==> flow/design.v <==
`timescale 1ns / 1ps
`default_nettype none
module counterModN #(
    parameter X = 5,   
    parameter N = 20   
) (
    input wire clk,       
    input wire ce,        
    input wire en,        
    input wire reset,     
    output reg [X-1:0] count  
);
    always @(posedge clk) begin
        if (reset) begin
            count <= 0;
        end else if (ce && en) begin
            if (count == N - 1) begin
                count <= 0;
            end else begin
                count <= count + 1;
            end
        end
    end
endmodule
`timescale 1ns / 1ps
`default_nettype none
module clockDivider #(
    parameter N = 500_000   
)(
    input wire clk,        
    input wire en,         
    input wire rst,        
    output reg clk_out,    
    output wire tick       
);
    wire [31:0] count;     
    counterModN #(.X(32), .N(N)) counterMod (
        .clk(clk),
        .ce(1'b1),
        .reset(rst),
        .en(en),
        .count(count)
    );
    assign tick = (count == N - 1) && !clk_out;
    always @(posedge clk) begin
        if (rst) begin
            clk_out <= 1'b0;
        end else if (count == N - 1) begin
            clk_out <= ~clk_out;
        end
    end
endmodule
`timescale 1ns / 1ps
`default_nettype none
module debouncer(
    input wire clk,        
    input wire ce,         
    input wire rst,        
    input wire in,         
    output wire out         
);
    reg q1, q2, q3;
    always @(posedge clk) begin
        if (rst) begin
            q1 <= 1'b0;
            q2 <= 1'b0;
            q3 <= 1'b0;
        end else if (ce) begin
            q1 <= in;
            q2 <= q1;
            q3 <= q2;
        end 
    end
    assign out = (rst == 1'b1) ? 1'b0 : (q1 & q2 & q3);
endmodule
`timescale 1ns / 1ps
`default_nettype none
module synchronizer(
    input wire clk,       
    input wire ce,        
    input wire rst,       
    input wire in,        
    output wire out       
);
    reg q1, q2;
    always @(posedge clk) begin
        if (rst) begin
            q1 <= 1'b0;
            q2 <= 1'b0;
        end else if (ce) begin
            q1 <= in;
            q2 <= q1;
        end
    end
    assign out = (rst) ? 1'b0 : q2;
endmodule
`timescale 1ns / 1ps
`default_nettype none
module shift_left_register(
    input wire        clk,     
    input wire        ce,      
    input wire        rst,     
    input wire        load,    
    input wire        en,      
    input wire [7:0]  Num,     
    output reg [15:0] Out      
);
    integer i;
    always @(posedge clk) begin
        if (rst) begin
            Out <= 16'b0;
        end else if (ce) begin
            if (load) begin
                Out <= {8'b0, Num};
            end else if (en) begin
                for (i = 15; i > 0; i = i - 1) begin
                    Out[i] <= Out[i - 1];
                end
                Out[0] <= 1'b0;
            end
        end
    end
endmodule
`timescale 1ns / 1ps
`default_nettype none
module shift_right_register(
    input wire clk,          
    input wire ce,           
    input wire rst,          
    input wire load,         
    input wire en,           
    input wire [7:0] Num,    
    output reg [7:0] Out     
);
    integer i;
    always @(posedge clk) begin
        if (rst) begin
            Out <= 8'b0;
        end else if (ce) begin
            if (load) begin
                Out <= Num;   
            end else if (en) begin
                for (i = 7; i > 0; i = i - 1) begin
                    Out[i - 1] <= Out[i];
                end
                Out[7] <= 1'b0;   
            end
        end
    end
endmodule
`timescale 1ns / 1ps
`default_nettype none
module CU(
    input wire b0,        
    input wire z,         
    input wire load,      
    output wire Psel,     
    output wire EP,       
    output wire EA,       
    output wire EB,       
    output wire LA,       
    output wire LB,       
    output wire RstP      
);
    assign Psel = b0;
    assign EP = (b0 & ~load);
    assign EA = (~z | load);
    assign EB = (~z | load);
    assign LA = load;
    assign LB = load;
    assign RstP = load;
endmodule
`timescale 1ns / 1ps
`default_nettype none
module BCD #(
    parameter W = 18   
)(
    input wire [W-1:0] bin,            
    output reg [W+(W-4)/3:0] bcd       
);
    integer i, j;
    always @(bin) begin
        for (i = 0; i <= W + (W-4)/3; i = i + 1) begin
            bcd[i] = 1'b0;
        end
        bcd[W-1:0] = bin;
        for (i = 0; i <= W - 4; i = i + 1) begin
            for (j = 0; j <= i / 3; j = j + 1) begin
                if (bcd[W - i + 4*j -: 4] > 4) begin                   
                    bcd[W - i + 4*j -: 4] = bcd[W - i + 4*j -: 4] + 4'd3;
                end
            end
        end
    end
endmodule
`timescale 1ns / 1ps
`default_nettype none
module seven_seg_decoder(
    input wire en,           
    input wire [3:0] num,    
    output reg [6:0] seg     
);
    always @ (num or en) begin
        if (en) begin
            case(num)
                4'd0: seg = 7'b1000000;   
                4'd1: seg = 7'b1111001;   
                4'd2: seg = 7'b0100100;   
                4'd3: seg = 7'b0110000;   
                4'd4: seg = 7'b0011001;   
                4'd5: seg = 7'b0010010;   
                4'd6: seg = 7'b0000010;   
                4'd7: seg = 7'b1111000;   
                4'd8: seg = 7'b0000000;   
                4'd9: seg = 7'b0010000;   
                default: seg = 7'b1111111;  
            endcase
        end else begin
            seg = 7'b1111111;   
        end
    end
endmodule
`timescale 1ns / 1ps
`default_nettype none
module seven_segment_scroller #(
    parameter DIV = 250000            
)(
    input wire clk,                   
    input wire reset,                 
    input wire button_left,           
    input wire button_right,          
    input wire [19:0] product,        
    input wire sign,                  
    output reg [6:0] seg,             
    output reg [3:0] an               
);
    wire slow_tick;                            
    wire slow_level;
    wire [1:0] switch_position;                
    wire debounced_button_left, debounced_button_right;
    wire final_button_left, final_button_right;
    wire [6:0] segment_internal[4:0];          
    reg [2:0] digit_selection;        
    clockDivider #(DIV) clk_divider (
        .clk(clk),
        .en(1'b1),
        .rst(reset),
        .clk_out(slow_level),
        .tick(slow_tick)
    );
    counterModN #(.X(2), .N(4)) position_counter (
        .clk(clk),
        .ce(slow_tick),
        .reset(reset),
        .en(1'b1),
        .count(switch_position)
    );
    debouncer btn_debouncer_left (
        .clk(clk),
        .ce(slow_tick),
        .rst(reset),
        .in(button_left),
        .out(debounced_button_left)
    );
    synchronizer btn_synchronizer_left (
        .clk(clk),
        .ce(slow_tick),
        .rst(reset),
        .in(debounced_button_left),
        .out(final_button_left)
    );
    debouncer btn_debouncer_right (
        .clk(clk),
        .ce(slow_tick),
        .rst(reset),
        .in(button_right),
        .out(debounced_button_right)
    );
    synchronizer btn_synchronizer_right (
        .clk(clk),
        .ce(slow_tick),
        .rst(reset),
        .in(debounced_button_right),
        .out(final_button_right)
    );
    reg button_right_old, button_left_old;
    reg button_right_raise, button_left_raise;  
    always @(posedge clk) begin
        if (reset) begin
            digit_selection <= 3'b000;
            button_right_old <= 0;
            button_left_old <= 0;
            button_right_raise <= 0;
            button_left_raise <= 0;
        end else if (slow_tick) begin
            button_right_raise <= (button_right_old != final_button_right && final_button_right == 1'b1);
            button_left_raise <= (button_left_old != final_button_left && final_button_left == 1'b1);
            button_right_old <= final_button_right;
            button_left_old <= final_button_left;
            if (button_right_raise) begin
                if (digit_selection > 0) begin
                    digit_selection <= digit_selection - 1;
                end
                button_right_raise <= 0;
            end
            if (button_left_raise) begin
                if (digit_selection < 2) begin
                    digit_selection <= digit_selection + 1;
                end
                button_left_raise <= 0;
            end
        end
    end
    seven_seg_decoder decoder_digit_0 (.en(1'b1), .num(product[3:0]), .seg(segment_internal[0]));
    seven_seg_decoder decoder_digit_1 (.en(1'b1), .num(product[7:4]), .seg(segment_internal[1]));
    seven_seg_decoder decoder_digit_2 (.en(1'b1), .num(product[11:8]), .seg(segment_internal[2]));
    seven_seg_decoder decoder_digit_3 (.en(1'b1), .num(product[15:12]), .seg(segment_internal[3]));
    seven_seg_decoder decoder_digit_4 (.en(1'b1), .num(product[19:16]), .seg(segment_internal[4]));
    always @(*) begin
        case (switch_position)
            2'b00: begin
                an = 4'b1110;
                seg = segment_internal[digit_selection];
            end
            2'b01: begin
                an = 4'b1101;
                seg = segment_internal[digit_selection + 1];
            end
            2'b10: begin
                an = 4'b1011;
                seg = segment_internal[digit_selection + 2];
            end
            2'b11: begin
                an = 4'b0111;
                if (sign == 1)
                    seg = 7'b0111111; 
                else
                    seg = 7'b1111111;
            end
            default: begin
                an = 4'b1111;
                seg = 7'b0000000;
            end
        endcase
    end
endmodule
`timescale 1ns / 1ps
`default_nettype none
module main #(
    parameter MAIN_DIV = 8,      
    parameter SCAN_DIV = 4       
)(
    input wire clk,
    input wire rst,    
    input wire btnC,   
    input wire btnL,   
    input wire btnR,   
    input wire [7:0] num1,   
    input wire [7:0] num2,   
    output wire [6:0] seg,            
    output wire [3:0] an,              
    output wire multiplicationFinished    
);
    wire dividedClock;   
    wire dividedTick;    
    clockDivider #(MAIN_DIV) clockDiv(
        .clk(clk),
        .rst(rst),
        .en(1'b1),
        .clk_out(dividedClock),
        .tick(dividedTick)
    );
    wire [7:0] num1Complement, num2Complement;
    wire [7:0] multiplier, multiplicand;
    wire [7:0] multiplicandShifted;
    wire [15:0] multiplierShifted;
    reg  [15:0] productReg;
    reg signReg;
    wire tempSign;
    wire [19:0] bcdOutput;
    wire [15:0] tempOutput;
    assign num1Complement = ~num1 + 1'b1;
    assign num2Complement = ~num2 + 1'b1;
    assign multiplier = (num1[7] == 1) ? num1Complement : num1;
    assign multiplicand = (num2[7] == 1) ? num2Complement : num2;
    wire enableDebounce, enableSync;
    debouncer debounceInst(
        .clk(clk),
        .ce(dividedTick),
        .rst(rst),
        .in(btnC),
        .out(enableDebounce)
    );
    synchronizer syncInst(
        .clk(clk),
        .ce(dividedTick),
        .rst(rst),
        .in(enableDebounce),
        .out(enableSync)
    );
    wire Psel, EP, EA, EB, LA, LB, RstP;
    shift_right_register shiftRightReg(
        .clk(clk),
        .ce(dividedTick),
        .rst(rst),
        .load(LB),
        .en(EB),
        .Num(multiplicand),
        .Out(multiplicandShifted)
    );
    shift_left_register shiftLeftReg(
        .clk(clk),
        .ce(dividedTick),
        .rst(rst),
        .load(LA),
        .en(EA),
        .Num(multiplier),
        .Out(multiplierShifted)
    );
    CU controlUnit(
        .b0(multiplicandShifted[0]),
        .z(multiplicationFinished),  
        .load(enableSync),
        .Psel(Psel),
        .EP(EP),
        .EA(EA),
        .EB(EB),
        .LA(LA),
        .LB(LB),
        .RstP(RstP)
    );
    assign multiplicationFinished = ~(multiplicandShifted[0] | multiplicandShifted[1] | multiplicandShifted[2] | multiplicandShifted[3] | multiplicandShifted[4] | multiplicandShifted[5] | multiplicandShifted[6] | multiplicandShifted[7]);
    always @(posedge clk) begin
        if (rst) begin
            productReg <= 16'b0;
            signReg <= 1'b0;
        end else if (!dividedTick) begin
            productReg <= productReg;
        end else if (RstP == 1) begin
            productReg <= 16'b0;
            signReg <= (num1[7] ^ num2[7]) && num1 != 0 && num2 != 0;
        end else if (EP == 1) begin
            productReg <= (Psel == 1) ? productReg + multiplierShifted : productReg;
        end else begin
            productReg <= productReg;
        end
    end
    assign tempOutput = productReg;
    assign tempSign = signReg;
    BCD #(16) bcdConverter(
        .bin(tempOutput),
        .bcd(bcdOutput)
    );
    seven_segment_scroller #(SCAN_DIV) sevenSegScroller(
        .clk(clk),
        .reset(rst | RstP),
        .button_left(btnL),
        .button_right(btnR),
        .product(bcdOutput),
        .sign(tempSign),
        .seg(seg),
        .an(an)
    );
endmodule
Step by step through the tools: main
The steps from the RTL of main to its reports follow in flow order.
Lines are those of the file above, counted from 1.
Cell names lack the library's common part.
{"block": "inputs", "top": "main", "clock_port": "clk", "library": "sky130hd", "pvt_corner": "tt_025C_1v80"}

Word-level counts
Yosys after proc, flatten, opt, wreduce and memory -nomap, before mapping. Memory bits, and registers merged into a memory's read port (data or address), are not among the register bits. Print and check cells are not counted. Equal cells are merged and count once.
Memory sizes are those after Yosys's memory passes, which may raise the word count (mostly to a power of two), join words into wider ones and drop unused or constant bits.
{"block": "word_totals", "ff_bits": 131, "rom_bits": 560, "memories": 5, "output_inout_bits": 12}
{"block": "op_classes", "add_sub_neg": 44, "n_cmp": 37, "eq_ne": 19, "mux": 103, "bitwise": 23, "n_reduce_logical": 22}
{"block": "mem_list", "memory": "(no name shown)", "size": 16, "word_bits": 7, "read_ports": 1, "wr": 0, "line": 205, "text": "case(num)"}
{"block": "mem_list", "memory": "(no name shown)", "size": 16, "word_bits": 7, "read_ports": 1, "wr": 0, "line": 205}
{"block": "mem_list", "memory": "(no name shown)", "size": 16, "word_bits": 7, "read_ports": 1, "wr": 0, "line": 205}
{"block": "mem_list", "memory": "(no name shown)", "size": 16, "word_bits": 7, "read_ports": 1, "wr": 0, "line": 205}
{"block": "mem_list", "memory": "(no name shown)", "size": 16, "word_bits": 7, "read_ports": 1, "wr": 0, "line": 205}
{"block": "op_table", "operator": "4-bit 2-to-1 mux", "n": 34}
{"block": "op_table", "operator": "4-bit by 2-bit adder with 4-bit output (second input constant)", "n": 30}
{"block": "op_table", "operator": "4-bit by 3-bit greater-than comparator with 1-bit output (second input constant)", "n": 30}
{"block": "op_table", "operator": "7-bit parallel mux with 5-bit select", "n": 3}
{"block": "op_table", "operator": "32-bit by 1-bit adder with 32-bit output (second input constant)", "n": 2}
{"block": "op_table", "operator": "1-bit 2-to-1 mux", "n": 52}
{"block": "op_table", "operator": "16-bit 2-to-1 mux", "n": 3}
{"block": "op_table", "operator": "32-bit by 2-bit == test with 1-bit output (second input constant)", "n": 1}
{"block": "op_table", "operator": "32-bit by 3-bit == test with 1-bit output (second input constant)", "n": 1}
{"block": "op_table", "operator": "7-bit parallel mux with 4-bit select", "n": 1}
{"block": "op_table", "operator": "3-bit by 2-bit == test with 1-bit output (second input constant)", "n": 6}
{"block": "op_table", "operator": "16-bit adder", "n": 1}
{"block": "op_table", "operator": "3-bit by 2-bit adder with 4-bit output (second input constant)", "n": 4}
{"block": "op_table", "operator": "8-bit by 1-bit adder with 8-bit output (second input constant)", "n": 2}
{"block": "op_table", "operator": "8-bit NOT", "n": 2}
{"block": "op_table", "operator": "8-bit nonzero test", "n": 2}
{"block": "op_table", "operator": "4-bit parallel mux with 4-bit select", "n": 1}
{"block": "op_table", "operator": "8-bit 2-to-1 mux", "n": 2}
{"block": "op_table", "operator": "3-bit greater-than comparator (second input constant)", "n": 5}
{"block": "op_table", "operator": "3-bit 2-to-1 mux", "n": 5}
{"block": "op_table", "operator": "1-bit bitwise OR", "n": 9}
{"block": "op_table", "operator": "3-bit by 1-bit == test with 1-bit output (second input constant)", "n": 3}
{"block": "op_table", "operator": "3-bit == test (second input constant)", "n": 3}
{"block": "op_table", "operator": "3-bit logical NOT", "n": 3}
{"block": "op_table", "operator": "1-bit bitwise AND", "n": 7}
{"block": "op_table", "operator": "7-bit 2-to-1 mux", "n": 1}
{"block": "op_table", "operator": "1-bit logical AND", "n": 6}
{"block": "op_table", "operator": "2-bit nonzero test", "n": 3}
Other operator kinds: 17; their cells: 26.

Longest topological paths
Longest topological path by Yosys (ltp), each cell counted once; first at word level (registers and memories cut), then after technology mapping (sequential cells cut; the memories' decode and read muxes count).
{"block": "depth", "word_depth": 26, "abc_area": 1, "depth_mapped": 84, "ltp_nobuf": 84}

After synthesis
Source: synth_stat.txt of the flow (Yosys; design flattened, memories mapped). It holds for the ABC_AREA given above (unset counts as 0); a run with the other value may have another netlist.
Totals and module areas in this step are rounded.
{"block": "by_type", "cell": "dfxtp_1", "n": 131, "type_area_um2": 2.62E+03}
{"block": "by_type", "cell": "nand2_1", "n": 578, "type_area_um2": 2.17E+03}
{"block": "by_type", "cell": "ha_1", "n": 98, "type_area_um2": 1.23E+03}
{"block": "by_type", "cell": "nand3_1", "n": 240, "type_area_um2": 1.2E+03}
{"block": "by_type", "cell": "inv_1", "n": 306, "type_area_um2": 1.15E+03}
{"block": "by_type", "cell": "nor2_1", "n": 179, "type_area_um2": 671.894}
{"block": "by_type", "cell": "nand2_2", "n": 70, "type_area_um2": 437.92}
{"block": "by_type", "cell": "o21ai_0", "n": 76, "type_area_um2": 380.365}
{"block": "by_type", "cell": "a21oi_1", "n": 65, "type_area_um2": 325.312}
{"block": "by_type", "cell": "nand4_1", "n": 40, "type_area_um2": 250.24}
{"block": "by_type", "cell": "nand3_2", "n": 24, "type_area_um2": 240.23}
{"block": "by_type", "cell": "nor3_1", "n": 37, "type_area_um2": 185.178}
{"block": "by_type", "cell": "nor4_1", "n": 23, "type_area_um2": 143.888}
{"block": "by_type", "cell": "inv_2", "n": 35, "type_area_um2": 131.376}
{"block": "by_type", "cell": "xor2_1", "n": 15, "type_area_um2": 131.376}
{"block": "by_type", "cell": "nand3b_1", "n": 14, "type_area_um2": 105.101}
{"block": "by_type", "cell": "nand2_4", "n": 9, "type_area_um2": 101.347}
{"block": "by_type", "cell": "a211oi_1", "n": 12, "type_area_um2": 90.086}
Not listed: further types 36, cells in them 151.
{"block": "synth_totals", "stdcells": 2103, "mapped_area_um2": 13000, "seq_area_um2": 2600, "ff_cells": 131, "n_buf": 27}

Worst setup path after synthesis
OpenSTA on the mapped netlist: ideal clock, no wires. The path of least setup slack (recovery checks aside). Input and output delay are each 20% of the period. Register names are those of the netlist, which keeps one name where synthesis merged equal registers.
{"block": "synth_path", "kind": "register to output", "start": "register (no name shown)", "end": "output port seg[0]", "period_ns": 20.0, "t_first_pin_ns": 0.000, "t_arrival_ns": 7.626, "required_ns": 16.000, "setup_slack_ns": 8.374, "path_delay_ns": 7.626, "stages": 82, "synth_period_reached_ns": 11.626}
"path_delay_ns" = arrival - input delay + setup time.
At an output port there is no setup time.
"stages": output pins that drive a net of the path, with the launching flip-flop's if there is one; two outputs of one cell count as two.
"synth_period_reached_ns" is the clock period less the worst setup slack; recovery checks do not enter. This is arithmetic on one report: input and output delays are still those of the set period (20% each).
Between the ends stands the longest chain of elaborated cells between them, by number of cells; it is not shown to be the way that was timed. Of several equally long chains one is given.
A line is the first line of the expression or statement that the cell stems from. Yosys adds cells for indexed reads and writes and turns some case tables into memories.
The chain passes a memory read, where the word-level depth is cut; so it can be longer than that depth.
{"block": "synth_between", "path_cell_list": "dfxtp_1 > clkinv_1 > ha_1 > inv_1 > ha_1 > inv_2 > nand2_1 > nand3_2 > inv_2 > nand2_1 > nand2_1 > nand3_1 > nand3_1 > nand2_2 > nand2_2 > nand2_4 > nand2_4 > nand2_2 > (+46 left out) > inv_1 > ha_1 > inv_1 > nand2_1 > nand2_2 > xor2_2 > inv_1 > ha_1 > nand2_1 > nand2_1 > nand2_1 > nand2_1 > o21ai_0 > inv_1 > nand2_1 > nand3_1 > nand2_1 > nand2_1", "elab_chain_cells": 29, "cells_between": 114, "classes_between": "add/sub (35); compare (35); mux (39); memory (5)"}
{"block": "synth_rtl", "element": "from (decl)", "line": 377}
{"block": "synth_rtl", "element": "from (assign)", "line": 438}
{"block": "synth_rtl", "element": "from (assign)", "line": 443}
{"block": "synth_rtl", "element": "3-bit greater-than comparator", "line": 189, "text": "if (bcd[W - i + 4*j -: 4] > 4) begin"}
{"block": "synth_rtl", "element": "4-bit 2-to-1 mux", "line": 189}
{"block": "synth_rtl", "element": "4-bit by 3-bit greater-than comparator with 1-bit output", "line": 189}
{"block": "synth_rtl", "element": "4-bit 2-to-1 mux", "line": 189}
{"block": "synth_rtl", "element": "4-bit by 3-bit greater-than comparator with 1-bit output", "line": 189}
{"block": "synth_rtl", "element": "4-bit 2-to-1 mux", "line": 189}
{"block": "synth_rtl", "element": "4-bit by 3-bit greater-than comparator with 1-bit output", "line": 189}
{"block": "synth_rtl", "element": "(+15 left out)"}
{"block": "synth_rtl", "element": "4-bit by 2-bit adder with 4-bit output", "line": 190, "text": "bcd[W - i + 4*j -: 4] = bcd[W - i + 4*j -: 4] + 4'd3;"}
{"block": "synth_rtl", "element": "4-bit 2-to-1 mux", "line": 189}
{"block": "synth_rtl", "element": "4-bit by 2-bit adder with 4-bit output", "line": 190}
{"block": "synth_rtl", "element": "4-bit 2-to-1 mux", "line": 189}
{"block": "synth_rtl", "element": "memory 16 x 7 bit", "line": 205, "text": "case(num)"}
{"block": "synth_rtl", "element": "7-bit parallel mux with 5-bit select", "line": 331, "text": "seg = segment_internal[digit_selection + 2];"}
{"block": "synth_rtl", "element": "7-bit parallel mux with 4-bit select", "line": 320, "text": "case (switch_position)"}
{"block": "synth_rtl", "element": "to (decl)", "line": 360, "text": "output wire [6:0] seg,"}

Worst path after layout
From the final timing report of run 1: the path of least setup slack in the routed layout; clock arrival at registers is part of the times.
{"block": "layout_path", "kind": "register to output", "start": "register (no name shown)", "end": "output port seg[1]", "period_ns": 23.7, "t_first_pin_ns": 0.43, "t_arrival_ns": 9.79, "required_ns": 18.96, "setup_slack_ns": 9.17, "stages": 76}
Between the ends stands the longest chain of elaborated cells between them, by number of cells; it is not shown to be the way that was timed. Of several equally long chains one is given.
The chain passes a memory read, where the word-level depth is cut; so it can be longer than that depth.
{"block": "layout_between", "path_cell_list": "dfxtp_1 > clkinv_1 > ha_1 > inv_1 > ha_1 > nand2_1 > nand3_1 > nand2_1 > a21oi_1 > nand2_2 > nand2_1 > nand3_1 > nand2_2 > nand2_4 > nand2_4 > nand2_2 > nand2_2 > inv_2 > (+40 left out) > nand2_1 > ha_1 > inv_1 > nand3_4 > nand2_4 > nand2_1 > nand2_1 > inv_1 > ha_1 > nand3_1 > o21ai_1 > nand2_1 > nand3_1 > nand2_1 > nand3_1 > nand2_1 > nand2_1 > clkdlybuf4s50_1", "elab_chain_cells": 29, "cells_between": 114, "classes_between": "add/sub (35); compare (35); mux (39); memory (5)"}
{"block": "layout_rtl", "element": "from (decl)", "line": 377}
{"block": "layout_rtl", "element": "from (assign)", "line": 438}
{"block": "layout_rtl", "element": "from (assign)", "line": 443}
{"block": "layout_rtl", "element": "3-bit greater-than comparator", "line": 189, "text": "if (bcd[W - i + 4*j -: 4] > 4) begin"}
{"block": "layout_rtl", "element": "4-bit 2-to-1 mux", "line": 189}
{"block": "layout_rtl", "element": "4-bit by 3-bit greater-than comparator with 1-bit output", "line": 189}
{"block": "layout_rtl", "element": "4-bit 2-to-1 mux", "line": 189}
{"block": "layout_rtl", "element": "4-bit by 3-bit greater-than comparator with 1-bit output", "line": 189}
{"block": "layout_rtl", "element": "4-bit 2-to-1 mux", "line": 189}
{"block": "layout_rtl", "element": "4-bit by 3-bit greater-than comparator with 1-bit output", "line": 189}
{"block": "layout_rtl", "element": "(+15 left out)"}
{"block": "layout_rtl", "element": "4-bit by 2-bit adder with 4-bit output", "line": 190, "text": "bcd[W - i + 4*j -: 4] = bcd[W - i + 4*j -: 4] + 4'd3;"}
{"block": "layout_rtl", "element": "4-bit 2-to-1 mux", "line": 189}
{"block": "layout_rtl", "element": "4-bit by 2-bit adder with 4-bit output", "line": 190}
{"block": "layout_rtl", "element": "4-bit 2-to-1 mux", "line": 189}
{"block": "layout_rtl", "element": "memory 16 x 7 bit", "line": 205, "text": "case(num)"}
{"block": "layout_rtl", "element": "7-bit parallel mux with 5-bit select", "line": 331, "text": "seg = segment_internal[digit_selection + 2];"}
{"block": "layout_rtl", "element": "7-bit parallel mux with 4-bit select", "line": 320, "text": "case (switch_position)"}
{"block": "layout_rtl", "element": "to (decl)", "line": 360, "text": "output wire [6:0] seg,"}

==> runs of main <==
Settings and measured results of 4 stored flow runs for module main (sky130hd), not sorted in any way. The constraints put input and output delay at 20% of the set period each and load the outputs with 0.01 pF.
"clock_period_reached_ns" = clock period - worst setup slack. The figure is calculated, with input and output delays left at 20% of the set period.
"worstPathTime_ns" means the part of the period allowed to the worst setup path (the constraints hold back 20% at inputs and 20% at outputs) less its slack; where the path has registers, the arrival times of their clocks count too.
"totalPower_mw" is the tool's figure for a default switching activity; nothing was simulated.
Values from the reports are rounded here.

{"run": "run 1", "settings": { "ABC_AREA": 1, "CAP_MARGIN": 20, "CORE_UTILIZATION": 22, "GPL_ROUTABILITY_DRIVEN": 1, "HOLD_SLACK_MARGIN": -0.04, "PLACE_DENSITY_LB_ADDON": 0.05, "TNS_END_PERCENT": 20, "period_ns": 23.7, "CORE_MARGIN": 2, "SLEW_MARGIN": 20 }, "results": { "die_footprint_um2": 59000, "tns_ns": 0.000, "clock_period_reached_ns": 14.527, "timing.hold.ws_ns": 0.45, "synthArea_um2": 13000, "worstSetupSlack_ns": 9.2, "finalUtil_frac": 0.26, "worstPathTime_ns": 9.79, "worst_setup_path_type": "register to output", "totalPower_mw": 0.53, "final_cell_area_um2": 14000 }}
{"run": "run 2", "settings": { "ABC_AREA": 1, "CAP_MARGIN": 15, "CORE_MARGIN": 3, "MAX_ROUTING_LAYER": "met4", "PLACE_DENSITY_LB_ADDON": 0.03, "SLEW_MARGIN": 15, "period_ns": 20.0, "CORE_UTILIZATION": 40 }, "results": { "final_cell_area_um2": 14000, "finalUtil_frac": 0.45, "die_footprint_um2": 34000, "worstPathTime_ns": 9.59, "worst_setup_path_type": "register to output", "clock_period_reached_ns": 13.593, "synthArea_um2": 13000, "worstSetupSlack_ns": 6.4, "tns_ns": 0.000, "timing.hold.ws_ns": 0.45, "totalPower_mw": 0.65 }}
{"run": "run 3", "settings": { "ABC_AREA": 1, "CAP_MARGIN": 20, "CELL_PAD_IN_SITES_DETAIL_PLACEMENT": 2, "CORE_ASPECT_RATIO": 0.76, "CORE_MARGIN": 9, "CTS_CLUSTER_DIAMETER": 240, "MAX_ROUTING_LAYER": "met4", "MIN_ROUTING_LAYER": "met2", "PLACE_DENSITY_LB_ADDON": 0.03, "SLEW_MARGIN": 15, "period_ns": 20.0, "CORE_UTILIZATION": 40 }, "results": { "tns_ns": 0.000, "worstPathTime_ns": 11.73, "worst_setup_path_type": "register to output", "totalPower_mw": 0.66, "synthArea_um2": 13000, "finalUtil_frac": 0.45, "die_footprint_um2": 38000, "clock_period_reached_ns": 15.733, "worstSetupSlack_ns": 4.3, "final_cell_area_um2": 14000, "timing.hold.ws_ns": 0.46 }}
{"run": "run 4", "settings": { "ABC_AREA": 0, "CELL_PAD_IN_SITES_GLOBAL_PLACEMENT": 2, "CORE_UTILIZATION": 28, "CTS_CLUSTER_DIAMETER": 46, "CTS_CLUSTER_SIZE": 46, "MIN_ROUTING_LAYER": "met1", "SLEW_MARGIN": 15, "period_ns": 24.1, "CAP_MARGIN": 20, "CORE_MARGIN": 2 }, "results": { "tns_ns": 0.000, "clock_period_reached_ns": 19.898, "totalPower_mw": 0.50, "worstSetupSlack_ns": 4.2, "timing.hold.ws_ns": 0.44, "finalUtil_frac": 0.31, "worstPathTime_ns": 15.08, "worst_setup_path_type": "register to output", "die_footprint_um2": 56000, "synthArea_um2": 15000, "final_cell_area_um2": 17000 }}
